==> flow/design.v <==
`timescale 1ns / 1ps
module PC(input clk,input rst, 
	input [31:0]jump_address,
	input[31:0] alu_ou_result,
	input [31:0]alu_result,
	input [1:0]pc_source,
	input zero,
	input pcwrite ,
	input pcwrite_cond,
	output reg [31:0] pc_out
    );
	 wire pc_in;
	 assign pc_in=pcwrite||(zero&&pcwrite_cond);
	always@(posedge clk or posedge rst)begin
		if(rst)begin
			pc_out<=0;
		end
		else begin
			if(pc_in)begin
				case(pc_source)
					2'b00:pc_out<=pc_out+1;
					2'b01:pc_out<=alu_ou_result;
					2'b10:pc_out<=jump_address;
					default:pc_out<=alu_result;
				endcase
			end
		end
	end
endmodule
`timescale 1ns / 1ps
module Instruction_reg(input [31:0]instruction,
input IRwrite,
input clk,
input rst,
output reg[5:0]opcode,
output reg[5:0]func,
output reg[31:0]jump_address,
output reg[4:0]rs,
output reg[4:0]rt,
output reg[4:0]rd,
output reg[31:0]signextend
    );
always@(posedge clk or posedge rst)begin
	if(rst)begin
		opcode<=0;
		rs<=0;
		rt<=0;
		rd<=0;
		func<=0;
		jump_address<=0;
		signextend<=0;
	end	
	else begin
		if(IRwrite)begin
			opcode<=instruction[31:26];
			rs<=instruction[25:21];
			rt<=instruction[20:16];
			rd<=instruction[15:11];
			func<=instruction[5:0];
			jump_address<={16'b0, instruction[15:0]};
			signextend<= {{16{instruction[15]}}, instruction[15:0]};
		end	
	end 
end
endmodule
`timescale 1ns / 1ps
module memory_data_register(input [31:0]data_in,
	input clk,input rst,
	output reg [31:0]mdr_result
    );
	always@(posedge clk or posedge rst)begin
		if(rst)begin
			mdr_result<=0;
		end
		else
			mdr_result<=data_in;
	end
endmodule
`timescale 1ns / 1ps
module controlunit (
    input clk,
    input rst,
    input [5:0] opcode,
    output PCWrite,
    output IorD,
    output MemWrite,
    output IRWrite,
    output ALUSrcA,
    output [1:0] ALUSrcB,
    output [1:0] ALUOp,
    output MemtoReg,
    output RegWrite,
    output RegDst,
    output PCWriteCond,
    output MemRead,
    output [1:0] PCSource,
    output Branch
    );
  reg PCWrite_reg, IorD_reg, MemWrite_reg, IRWrite_reg, ALUSrcA_reg, MemtoReg_reg, RegWrite_reg, RegDst_reg, PCWriteCond_reg, MemRead_reg, Branch_reg;
  reg [1:0] PCSource_reg;
  reg [1:0] ALUSrcB_reg;
  reg [1:0] ALUOp_reg;
    reg [3:0] next_state, current_state;
    parameter IDLE = 4'b0000, FETCH = 4'b0001, DECODE = 4'b0010, RTYP1 = 4'b0011, RTYP2 = 4'b0100, LW = 4'b0101,
    LW1 = 4'b0110, LW2 = 4'b0111, SW = 4'b1000, SW1 = 4'b1001, BEQ = 4'b1010, JUMP = 4'b1011;
    always@(posedge clk or posedge rst)
    begin 
        if(rst)
            current_state <= IDLE;
        else
            current_state <= next_state;
    end
    always@(current_state or opcode) begin
        case(current_state)
            IDLE: next_state = FETCH;
            FETCH: next_state= DECODE;
            DECODE: 
                case(opcode)
                    6'b000000: next_state = RTYP1;
                    6'b100011: next_state = LW;
                    6'b101011: next_state = SW;
                    6'b000100: next_state = BEQ;
                    6'b001000: next_state = JUMP;
                    default: next_state = IDLE;
                endcase
            RTYP1: next_state = RTYP2;
            LW: next_state = LW1;
            LW1: next_state = LW2;
            SW: next_state = SW1;
            SW1: next_state = IDLE;
            LW2: next_state = IDLE;
            RTYP2: next_state = IDLE;
            BEQ: next_state = IDLE;
            JUMP: next_state = IDLE;
            default: next_state = IDLE;
        endcase
    end
    always@(current_state)
    begin
            PCWrite_reg = 0;
            IorD_reg = 0;
            MemWrite_reg = 0;
            IRWrite_reg = 0;
            ALUSrcA_reg = 0;
            ALUSrcB_reg = 0;
            ALUOp_reg = 0;
            MemtoReg_reg = 0;
            RegWrite_reg = 0;
            RegDst_reg = 0;
            PCWriteCond_reg = 0;
            MemRead_reg = 0;
            PCSource_reg = 0;
            Branch_reg = 0;
        case(current_state)
            FETCH: begin
                PCWrite_reg = 1;
                IRWrite_reg = 1;
                ALUSrcB_reg = 2'b01;
					 MemRead_reg=1;
            end
            DECODE: begin
                ALUSrcB_reg = 2'b11;
            end
            RTYP1: begin
                ALUSrcA_reg = 1;
                ALUOp_reg = 2'b10;
            end
            RTYP2: begin
                RegDst_reg = 1;
                RegWrite_reg = 1;
            end
            LW, SW: begin
                ALUSrcA_reg = 1;
                ALUSrcB_reg = 2'b10;
            end
            LW1: begin
                IorD_reg = 1;
                MemRead_reg = 1;
            end
            LW2: begin
                MemtoReg_reg = 1;
                RegWrite_reg = 1;
            end
            SW1: begin
                IorD_reg = 1;
                MemWrite_reg = 1;
            end
            BEQ: begin
                ALUSrcA_reg = 1;
                ALUOp_reg = 2'b01;
                PCSource_reg = 2'b01;
                PCWriteCond_reg = 1;
                Branch_reg = 1;
            end
            JUMP: begin
                PCSource_reg = 2'b10;
                PCWrite_reg = 1;
            end
        endcase
    end
    assign PCWrite = PCWrite_reg;
    assign IorD = IorD_reg;
    assign MemWrite = MemWrite_reg;
    assign IRWrite = IRWrite_reg;
    assign ALUSrcA = ALUSrcA_reg;
    assign ALUSrcB = ALUSrcB_reg;
    assign ALUOp = ALUOp_reg;
    assign MemtoReg = MemtoReg_reg;
    assign RegWrite = RegWrite_reg;
    assign RegDst = RegDst_reg;
    assign PCWriteCond = PCWriteCond_reg;
    assign MemRead = MemRead_reg;
    assign PCSource = PCSource_reg;
    assign Branch = Branch_reg;
endmodule
module Registers( input clk,input rst,
	input [4:0]rs,
	input [4:0]rt,
	input [4:0]rd,	
	input regdst,
	input regwrite,
	input memtoreg,
	input[31:0] alu_ou_result,
	input[31:0]mdr_result,
	output reg[31:0]rs_data,
	output reg[31:0]rt_data
    );
	reg [31:0] register [9:0];
	wire [4:0] wa = regdst ? rd : rt;
	always@(*)begin
		if(rst)begin
			rs_data=0;
			rt_data=0;
		end
		else begin
			rs_data=(rs<5'd10)?register[rs]:32'b0;
			rt_data=(rt<5'd10)?register[rt]:32'b0;
		end
	end
	always@(posedge clk)begin
		if(regwrite && wa<5'd10)begin
			if(memtoreg)begin
				register[wa]<=mdr_result;
			end
			else
				register[wa]<=alu_ou_result;
		end
	end
endmodule
module registerA(input clk,input rst, input [31:0]rs_data,
	output reg[31:0]A_out
    );
	always@(posedge clk or posedge rst)begin
		if(rst)
			A_out<=0;
		else
			A_out<=rs_data;
	end
endmodule
module registerB(input clk,input rst, input [31:0]rt_data,
	output reg[31:0]B_out
    );
	always@(posedge clk or posedge rst)begin
		if(rst)
			B_out<=0;
		else
			B_out<=rt_data;
	end
endmodule
module Alu_Control(input clk,input rst,
	input [5:0]func,
	input[1:0]alu_op,
	output reg[3:0] alu_control
    );
	always @(*) begin
    if (rst) begin
        alu_control = 4'b0000;
    end
    else begin
        case (alu_op)
            2'b10: case (func)
                6'b000000: alu_control = 4'b0010;
                6'b000001: alu_control = 4'b0110;
                6'b000010: alu_control = 4'b0000;
                default: alu_control = 4'b0010;
            endcase
            2'b01: alu_control = 4'b0110;
            2'b11: alu_control = 4'b0010;
            default: alu_control = 4'b0010;
        endcase
    end
end
endmodule
module ALU(alu_result,zero,clk,inputA,inputB,signextend,pc,alu_control,alu_src_A,alu_src_B);
  output reg [31:0] alu_result;
  output reg zero;
  input clk;
  input wire [31:0] inputA,inputB;
  input wire [31:0] signextend;
  input wire [31:0]pc;
  input wire [3:0] alu_control;
  input wire alu_src_A;
  input wire [1:0]alu_src_B;
 reg [31:0] input1,input2;
  always@(*)begin
	if(alu_src_A)
		input1=inputA;
	else
		input1=pc;
  end
  always@(*)begin
	case(alu_src_B)
		2'b00:input2=inputB;
		2'b01:input2=1;
		default:input2=signextend;
	endcase	
  end
  always @(*)
      begin
          case (alu_control)
          4'b0010: alu_result = input1 + input2; 
          4'b0110: alu_result = input1 - input2; 
          4'b0000: alu_result = input1 & input2; 
          4'b0001: alu_result = input1 | input2; 
          4'b1100: alu_result = ~(input1 | input2); 
          4'b1001: alu_result = input2 << input1 ; 
          default: alu_result = input1 + input2;
       endcase
      end
  always@(alu_result)       
    begin
      if(alu_result == 32'h0000_0000)
            zero = 1'b1;
        else
            zero = 1'b0;
    end
endmodule
`timescale 1ns / 1ps
module ALUreg(input[31:0]alu_result,
	input clk,input rst,
	output reg[31:0]alu_ou_result
    );
	always@(posedge clk or posedge rst)begin
		if(rst)
			alu_ou_result<=0;
		else
			alu_ou_result<=alu_result;
	end
endmodule
`timescale 1ns / 1ps
module Integration(input clk,
	 input rst,
	 output [31:0]mem_addr,
	 output [31:0]mem_wdata,
	 output mem_we,
	 input [31:0]mem_rdata
 );
 	wire [5:0]func;
	wire [31:0]signextend;
	wire [31:0]rs_data;
	wire [31:0]rt_data;
	 wire [31:0]mdr_result;
	 wire [31:0]A_out;
	  wire [31:0]B_out;
	  wire [31:0]alu_ou_result;
	   wire[3:0]alu_control;
	 wire zero;
	 wire [31:0]instruction;
	 wire [31:0]pc_out;
	 wire [31:0]jump_address;
	 wire [31:0]alu_result;
	 wire [5:0] opcode;
	 wire [4:0] rs;
	 wire [4:0] rt;
	 wire [4:0] rd;
	 wire PCWrite;
	 wire IorD;
	 wire MemWrite;
	 wire IRWrite;
	 wire ALUSrcA;
	 wire [1:0] ALUSrcB;
	 wire [1:0] ALUOp;
	 wire MemtoReg;
	 wire RegWrite;
	 wire RegDst;
	 wire PCWriteCond;
	 wire MemRead;
	 wire [1:0] PCSource;
	 wire Branch;
	assign instruction = mem_rdata;
	assign mem_addr = IorD ? alu_ou_result : pc_out;
	assign mem_wdata = B_out;
	assign mem_we = MemWrite;
PC pc (
    .clk(clk), 
    .rst(rst), 
    .jump_address(jump_address),
    .alu_ou_result(alu_ou_result),
    .alu_result(alu_result),
    .pc_source(PCSource), 
    .zero(zero),
    .pcwrite(PCWrite), 
    .pcwrite_cond(PCWriteCond),
    .pc_out(pc_out)
    );
	Instruction_reg IR (
    .instruction(instruction), 
    .IRwrite(IRWrite), 
    .clk(clk), 
    .rst(rst), 
    .opcode(opcode), 
    .func(func), 
    .jump_address(jump_address), 
    .rs(rs), 
    .rt(rt), 
    .rd(rd), 
    .signextend(signextend)
    );
	 memory_data_register mdr (
    .data_in(mem_rdata), 
    .clk(clk), 
    .rst(rst), 
    .mdr_result(mdr_result)
    );
	 controlunit control (
    .clk(clk), 
    .rst(rst), 
    .opcode(opcode), 
    .PCWrite(PCWrite), 
    .IorD(IorD), 
    .MemWrite(MemWrite), 
    .IRWrite(IRWrite), 
    .ALUSrcA(ALUSrcA), 
    .ALUSrcB(ALUSrcB), 
    .ALUOp(ALUOp), 
    .MemtoReg(MemtoReg), 
    .RegWrite(RegWrite), 
    .RegDst(RegDst), 
    .PCWriteCond(PCWriteCond), 
    .MemRead(MemRead), 
    .PCSource(PCSource), 
    .Branch(Branch)
    );
	Registers registermem (
    .clk(clk), 
    .rst(rst), 
    .rs(rs), 
    .rt(rt), 
    .rd(rd), 
    .regdst(RegDst), 
    .regwrite(RegWrite), 
    .memtoreg(MemtoReg), 
    .alu_ou_result(alu_ou_result), 
    .mdr_result(mdr_result), 
    .rs_data(rs_data), 
    .rt_data(rt_data)
    );
	 registerA Areg (
    .clk(clk), 
    .rst(rst), 
    .rs_data(rs_data), 
    .A_out(A_out)
    );
	 registerB Breg (
    .clk(clk), 
    .rst(rst), 
    .rt_data(rt_data), 
    .B_out(B_out)
    );
	Alu_Control alu_cont(
    .clk(clk), 
    .rst(rst), 
    .func(func), 
    .alu_op(ALUOp), 
    .alu_control(alu_control)
    );
	ALU alu (
    .alu_result(alu_result), 
    .zero(zero), 
	 .clk(clk),
    .inputA(A_out), 
    .inputB(B_out), 
    .signextend(signextend), 
    .pc(pc_out), 
    .alu_control(alu_control), 
    .alu_src_A(ALUSrcA), 
    .alu_src_B(ALUSrcB)
    );
	 ALUreg alureg (
    .alu_result(alu_result), 
    .clk(clk), 
    .rst(rst), 
    .alu_ou_result(alu_ou_result)
    );
endmodule
Lab notebook: Integration

### Tool chain data of Integration

Module Integration before and after one edit of its RTL, step after step.
Lines under "before" count in the file above, lines under "after" in the edited file.
"change" is "after" less "before", of the values as shown.
Cell names lack the library's common part.
Not given: --

* design top: Integration
* clock: clk
* cell library: sky130hd
* timing corner: tt_025C_1v80

### Diff

The edit as a unified diff against the file above.
The edited RTL no longer does the same as the RTL above: the edit was made by script, with no optimisation intended.

```diff
@@ -227,5 +227,6 @@
     );
 	reg [31:0] register [9:0];
-	wire [4:0] wa = regdst ? rd : rt;
+	reg [4:0] wa;
+	always @(posedge clk) wa <= regdst ? rd : rt;
 	always@(*)begin
 		if(rst)begin
```

### Elaborated design

Counts by Yosys on the flattened word-level netlist (proc, flatten, opt, wreduce; memories kept). Register bits leave out memories and registers merged into their read ports (data or address); mux counts leave out enables and synchronous resets folded into registers. Print and check cells are left out.
Yosys's memory passes give these memory sizes; they may raise the number of words (mostly to a power of two), join words into wider ones and drop unused or constant bits.

Bit counts
* memory bits (writable): before 320, after 320, change 0
* register bits after elaboration: before 223, after 228, change +5
* output and inout port bits: before 65, after 65, change 0
* input port bits: before 34, after 34, change 0
* word-level cells: before 81, after 82, change +1
* memories kept: before 2, after 2, change 0
* ROM bits: before 272, after 272, change 0

Memories
* words x width with read and write ports: before registermem.register 10x32 r2 w1; 16x17 r1 w0, after registermem.register 10x32 r2 w1; 16x17 r1 w0

Cells by class
* reductions and logical operators: before 9, after 9, change 0
* eq/ne operators: before 21, after 21, change 0
* order comparisons: before 3, after 3, change 0
* $add $sub $neg: before 3, after 3, change 0
* multiplexer cells: before 25, after 25, change 0
* bitwise gates (word level): before 4, after 4, change 0
* shifts and indexed selects: before 1, after 1, change 0

Unchanged operator kinds not shown: 37.

### Logic depth

Depth = most cells in a row (Yosys ltp): at word level without a register or memory, in the mapped netlist without a sequential cell, where the memories' decode and read muxes count.

Logic depth
* depth in word-level cells: before 10, after 10, change 0
* ABC_AREA: before 0, after 0
* gate-level depth with buffers: before 31, after 33, change +2
* depth with buffers taken out: before 26, after 27, change +1

### Mapped cells and area

Source: synth_stat.txt of the flow (Yosys; design flattened, memories mapped). It holds for the ABC_AREA given above (unset counts as 0); a run with the other value may have another netlist.

Cells by type
* o211ai_1: before 5, after 31, change +26
* a21oi_1: before 101, after 76, change -25
* nand2_1: before 125, after 147, change +22
* nand3_1: before 25, after 44, change +19
* xnor2_1: before 32, after 47, change +15
* buf_2: before 19, after 8, change -11
* nor4_1: before 16, after 6, change -10
* o32ai_1: before 11, after 1, change -10
* clkbuf_1: before 91, after 99, change +8
* inv_1: before 45, after 37, change -8
* o21ai_0: before 118, after 111, change -7
* mux2i_1: before 100, after 93, change -7
* and3_1: before 20, after 13, change -7
* mux2_4: before 0, after 7, change +7
* nor3b_1: before 10, after 4, change -6
* mux2_2: before 102, after 107, change +5
* nor3_1: before 32, after 27, change -5
* o22ai_1: before 24, after 29, change +5

Unchanged cell types not shown: 15.
The list need not be complete.

Synthesis totals
* mapped area (mm^2): before 0.0274, after 0.0272636, change -0.0001364
* area of sequential cells (mm^2): before 0.0145139, after 0.014614, change +0.0001001
* flip-flop cells: before 516, after 521, change +5
* cell count: before 2150, after 2123, change -27
* buffers: before 143, after 138, change -5

By module: a second synthesis without flattening, with its own total; a netlist apart from the flattened one above.

Unflattened totals
* cells (unflattened synthesis): before 2686, after 2891, change +205
* area total of the unflattened synthesis (mm^2): before 0.0314839, after 0.0322509, change +0.0007670

Each row is one instance without its submodules.

Modules, before
* Registers: seq. area 0.0096092 mm^2, instances 1, cells 919, area 0.0153222 mm^2
* ALU: seq. area 0 mm^2, instances 1, cells 1060, area 0.0071519 mm^2
* PC: seq. area 0.0008008 mm^2, instances 1, cells 334, area 0.0028803 mm^2
* Instruction_reg: seq. area 0.0008008 mm^2, instances 1, cells 129, area 0.0017955 mm^2
* ALUreg: seq. area 0.0008008 mm^2, instances 1, cells 33, area 0.0008045 mm^2
* memory_data_register: seq. area 0.0008008 mm^2, instances 1, cells 33, area 0.0008045 mm^2
* registerA: seq. area 0.0008008 mm^2, instances 1, cells 33, area 0.0008045 mm^2
* registerB: seq. area 0.0008008 mm^2, instances 1, cells 33, area 0.0008045 mm^2
* Integration: seq. area 0 mm^2, instances 1, cells 36, area 0.0005443 mm^2
* controlunit: seq. area 0.0001001 mm^2, instances 1, cells 60, area 0.0004642 mm^2
* Alu_Control: seq. area 0 mm^2, instances 1, cells 16, area 0.0001076 mm^2

Modules, after
* Registers: seq. area 0.0097093 mm^2, instances 1, cells 1124, area 0.0160892 mm^2
* ALU: seq. area 0 mm^2, instances 1, cells 1060, area 0.0071519 mm^2
* PC: seq. area 0.0008008 mm^2, instances 1, cells 334, area 0.0028803 mm^2
* Instruction_reg: seq. area 0.0008008 mm^2, instances 1, cells 129, area 0.0017955 mm^2
* ALUreg: seq. area 0.0008008 mm^2, instances 1, cells 33, area 0.0008045 mm^2
* memory_data_register: seq. area 0.0008008 mm^2, instances 1, cells 33, area 0.0008045 mm^2
* registerA: seq. area 0.0008008 mm^2, instances 1, cells 33, area 0.0008045 mm^2
* registerB: seq. area 0.0008008 mm^2, instances 1, cells 33, area 0.0008045 mm^2
* Integration: seq. area 0 mm^2, instances 1, cells 36, area 0.0005443 mm^2
* controlunit: seq. area 0.0001001 mm^2, instances 1, cells 60, area 0.0004642 mm^2
* Alu_Control: seq. area 0 mm^2, instances 1, cells 16, area 0.0001076 mm^2

### Timing after synthesis

OpenSTA on the mapped netlist: ideal clock, no wires. The path of least setup slack (recovery checks aside). Input and output delay are each 20% of the period. Register names are those of the netlist, which keeps one name where synthesis merged equal registers.

Path post-synthesis
* path kind: before input to register, after input to register
* start: before input rst, after input rst
* end: before register pc.pc_out[11], after register pc.pc_out[14]
* path delay (ns): before 8.595, after 9.253, change +0.658
* arrival time (ns): before 10.052, after 10.728, change +0.676
* data required time (ns): before 7.857, after 7.875, change +0.018
* library setup time (ns): before 0.143, after 0.125, change -0.018
* stages: before 17, after 22, change +5
* input delay (ns): before 1.600, after 1.600, change 0.000
* buffers on the path: before 2, after 4, change +2
* clock period (ns): before 8.0, after 8.0, change 0.0
* launch time at the first pin (ns): before 1.600, after 1.600, change 0.000
* setup slack (ns): before -2.195, after -2.853, change -0.658
* synthesis period reached (ns): before 10.195, after 10.853, change +0.658

"path delay" = arrival - input delay + setup time.
"stages" counts driving pins, that of a launching flip-flop among them; a cell with two outputs on the path counts twice.
"synthesis period reached" = period - worst setup slack (recovery checks aside). The figure is calculated, with input and output delays left at 20% of the set period.
Between the ends stands the longest chain of elaborated cells between them, by number of cells; it is not shown to be the way that was timed. Of several equally long chains one is given.
A line is the first line of the expression or statement that the cell stems from. Yosys adds cells for indexed reads and writes and turns some case tables into memories.
At most two assigning lines are given for a register; there are more.

Between the ends, post-synthesis, before:
* cell sequence: inv_1 nand2_1 clkbuf_1 a21oi_1 ha_1 nor2b_1 o31a_1 o2111a_1 or4_1 a32o_1 or4_1 nor3b_1 and4_1 nand4_1 nor2_1 buf_4 o32ai_1
* cells in the longest elaborated chain: 7
* elaborated cells on any way between the ends: 12
* source lines of those cells: 5
* classes of those cells: eq/ne: 4; mux: 4; reduce/logical: 4

RTL lines, path post-synthesis, before
* start, declared: line 352 `input rst,`
* 2-to-1 mux 4 bit: line 276 `if (rst) begin`
* equality test 4 bit: line 320 `case (alu_control)`
* parallel mux 32 bit (select 5 bit): line 320
* logical NOT 32 bit: line 332 `if(alu_result == 32'h0000_0000)`
* 2-to-1 mux 1 bit: line 332
* logical AND 1 bit: line 13 `assign pc_in=pcwrite||(zero&&pcwrite_cond);`
* logical OR 1 bit: line 13
* end, assigned: line 21 `2'b00:pc_out<=pc_out+1;`
* end, assigned: line 22 `2'b01:pc_out<=alu_ou_result;`
* end, declared: line 10 `output reg [31:0] pc_out`

Nets of the timed path that keep an RTL name, with a line that drives or declares them; the list need not be complete.

Nets with RTL names, path post-synthesis, before (line)
* alu.alu_result[13]: 320

Between the ends, post-synthesis, after:
* cell sequence: inv_1 nand2_1 nand2_1 clkbuf_1 o31ai_1 a221oi_1 ha_1 clkbuf_1 a21o_1 a21o_1 a21o_1 a221o_1 a21oi_1 o21ai_0 xnor2_1 o2111a_1 nand4b_1 or4_1 buf_2 o21a_4 buf_6 mux2_4
* cells in the longest elaborated chain: 7
* elaborated cells on any way between the ends: 12
* source lines of those cells: 5
* classes of those cells: eq/ne: 4; mux: 4; reduce/logical: 4

RTL lines, path post-synthesis, after
* start, declared: line 353 `input rst,`
* 2-to-1 mux 4 bit: line 277 `if (rst) begin`
* equality test 4 bit: line 321 `case (alu_control)`
* parallel mux 32 bit (select 5 bit): line 321
* logical NOT 32 bit: line 333 `if(alu_result == 32'h0000_0000)`
* 2-to-1 mux 1 bit: line 333
* logical AND 1 bit: line 13 `assign pc_in=pcwrite||(zero&&pcwrite_cond);`
* logical OR 1 bit: line 13
* end, assigned: line 21 `2'b00:pc_out<=pc_out+1;`
* end, assigned: line 22 `2'b01:pc_out<=alu_ou_result;`
* end, declared: line 10 `output reg [31:0] pc_out`

### Timing after layout

Path of least setup slack in the final report of each run of set A (OpenROAD, finished layout, wires in). Where an end is a register, its clock arrival counts in the times.

Path post-layout
* path kind: before register to register, after register to register
* start: before register control.current_state[0], after register control.current_state[0]
* end: before register pc.pc_out[12], after register pc.pc_out[26]
* stages: before 29, after 26, change -3
* buffers on the path: before 2, after 0, change -2
* data required time (ns): before 8.06, after 8.08, change +0.02
* setup slack (ns): before 0.65, after 0.40, change -0.25
* arrival time (ns): before 7.41, after 7.68, change +0.27
* launch time at the first pin (ns): before 0.57, after 0.61, change +0.04
* clock period (ns): before 7.6, after 7.6, change 0.0
* library setup time (ns): before 0.11, after 0.11, change 0.00

Between the ends stands the longest chain of elaborated cells between them, by number of cells; it is not shown to be the way that was timed. Of several equally long chains one is given.
The chain passes a memory read, where the word-level depth is cut; so it can be longer than that depth.
At most two assigning lines are given for a register; there are more.

Between the ends, post-layout, before:
* cell sequence: dfrtp_1 inv_1 ha_1 nor2b_1 o31a_2 a22oi_2 ha_1 o2111ai_1 nor3b_1 buf_4 o21ai_0 nand2b_1 nor3_1 o21ai_0 o21ai_0 a221oi_1 ha_1 a21oi_1 o21ai_0 a211o_1 a21oi_1 o2111ai_1 a21oi_1 o221a_2 o2111ai_2 o21ai_4 buf_12 o21ai_0 a22o_1
* cells in the longest elaborated chain: 10
* elaborated cells on any way between the ends: 29
* classes of those cells: add/sub: 2; eq/ne: 9; shift: 1; mux: 7; logic: 3; reduce/logical: 6; memory: 1

RTL lines, path post-layout, before
* start, declared: line 103 `reg [3:0] next_state, current_state;`
* start, assigned: line 109 `current_state <= IDLE;`
* start, assigned: line 111 `current_state <= next_state;`
* memory (16 x 17 bit): line 154 `case(current_state)`
* equality test 2 x 1 -> 1 bit: line 312 `case(alu_src_B)`
* parallel mux 32 bit (select 2 bit): line 312
* bitwise OR 32 bit: line 325 `4'b1100: alu_result = ~(input1 | input2);`
* NOT 32 bit: line 325
* parallel mux 32 bit (select 5 bit): line 320 `case (alu_control)`
* logical NOT 32 bit: line 332 `if(alu_result == 32'h0000_0000)`
* 2-to-1 mux 1 bit: line 332
* logical AND 1 bit: line 13 `assign pc_in=pcwrite||(zero&&pcwrite_cond);`
* logical OR 1 bit: line 13
* end, assigned: line 21 `2'b00:pc_out<=pc_out+1;`
* end, assigned: line 22 `2'b01:pc_out<=alu_ou_result;`
* end, declared: line 10 `output reg [31:0] pc_out`

Between the ends, post-layout, after:
* cell sequence: dfrtp_1 inv_1 ha_1 nor2b_1 o31a_2 a22oi_2 ha_1 and4_1 nand2_1 nor2_1 o21ai_1 nor2_2 nor2_1 a221oi_1 ha_1 a21oi_1 o21ai_0 nor3_1 o221ai_1 a311oi_1 xor2_1 o22ai_1 nand4b_1 or4_1 o21a_4 mux2_4
* cells in the longest elaborated chain: 10
* elaborated cells on any way between the ends: 29
* classes of those cells: add/sub: 2; eq/ne: 9; shift: 1; mux: 7; logic: 3; reduce/logical: 6; memory: 1

RTL lines, path post-layout, after
* start, declared: line 103 `reg [3:0] next_state, current_state;`
* start, assigned: line 109 `current_state <= IDLE;`
* start, assigned: line 111 `current_state <= next_state;`
* memory (16 x 17 bit): line 154 `case(current_state)`
* equality test 2 x 1 -> 1 bit: line 313 `case(alu_src_B)`
* parallel mux 32 bit (select 2 bit): line 313
* bitwise OR 32 bit: line 326 `4'b1100: alu_result = ~(input1 | input2);`
* NOT 32 bit: line 326
* parallel mux 32 bit (select 5 bit): line 321 `case (alu_control)`
* logical NOT 32 bit: line 333 `if(alu_result == 32'h0000_0000)`
* 2-to-1 mux 1 bit: line 333
* logical AND 1 bit: line 13 `assign pc_in=pcwrite||(zero&&pcwrite_cond);`
* logical OR 1 bit: line 13
* end, assigned: line 21 `2'b00:pc_out<=pc_out+1;`
* end, assigned: line 22 `2'b01:pc_out<=alu_ou_result;`
* end, declared: line 10 `output reg [31:0] pc_out`

Nets of the timed path that keep an RTL name, with a line that drives or declares them; the list need not be complete.

Nets with RTL names, path post-layout, after (line)
* alu.alu_result[29]: 321

### Flow runs

Both versions went through the flow (Yosys, OpenROAD) with the same settings in each pair. Constraints: input delay and output delay 20% of the set period each, output load 0.01 pF.

Flow settings, set A:
* CORE_UTILIZATION: 40
* period_ns: 7.6
* CAP_MARGIN: 20
* CORE_MARGIN: 2
* SLEW_MARGIN: 20

Final reports, set A
* Yosys chip area after synthesis (mm^2): before 0.0274, after 0.0272636, change -0.0001364
* overall die area (mm^2): before 0.0706098, after 0.0702648, change -0.0003450
* clock period reached (ns): before 6.954, after 7.198, change +0.244
* worst-case hold slack (ns): before 0.546, after 0.524, change -0.022
* standard-cell area after layout (mm^2): before 0.0312024, after 0.0311624, change -0.0000400
* post-route setup TNS (ns): before 0.000, after 0.000, change 0.000
* worst setup slack after layout (ns): before 0.646, after 0.402, change -0.244
* utilization in the final report (%): before 46.2, after 46.3, change +0.1

Flow settings, set B:
* CAP_MARGIN: 25
* CELL_PAD_IN_SITES_GLOBAL_PLACEMENT: 3
* CORE_UTILIZATION: 25
* CTS_CLUSTER_SIZE: 59
* GPL_ROUTABILITY_DRIVEN: 1
* MIN_ROUTING_LAYER: met2
* SETUP_SLACK_MARGIN: -0.07
* TNS_END_PERCENT: 95
* period_ns: 6.18
* CORE_MARGIN: 2
* SLEW_MARGIN: 20

Final reports, set B
* Yosys chip area after synthesis (mm^2): before 0.0274, after 0.0272636, change -0.0001364
* overall die area (mm^2): before 0.112265, after 0.111713, change -0.000552
* clock period reached (ns): before 6.099, after 6.154, change +0.055
* worst-case hold slack (ns): before 0.531, after 0.522, change -0.009
* standard-cell area after layout (mm^2): before 0.0338224, after 0.0349072, change +0.0010848
* post-route setup TNS (ns): before 0.000, after 0.000, change 0.000
* worst setup slack after layout (ns): before 0.081, after 0.026, change -0.055
* utilization in the final report (%): before 31.1, after 32.2, change +1.1

"clock period reached" is the run's clock period less its worst setup slack. It is reckoned from that one timing run; input and output delays stay at 20% of the period that was set.
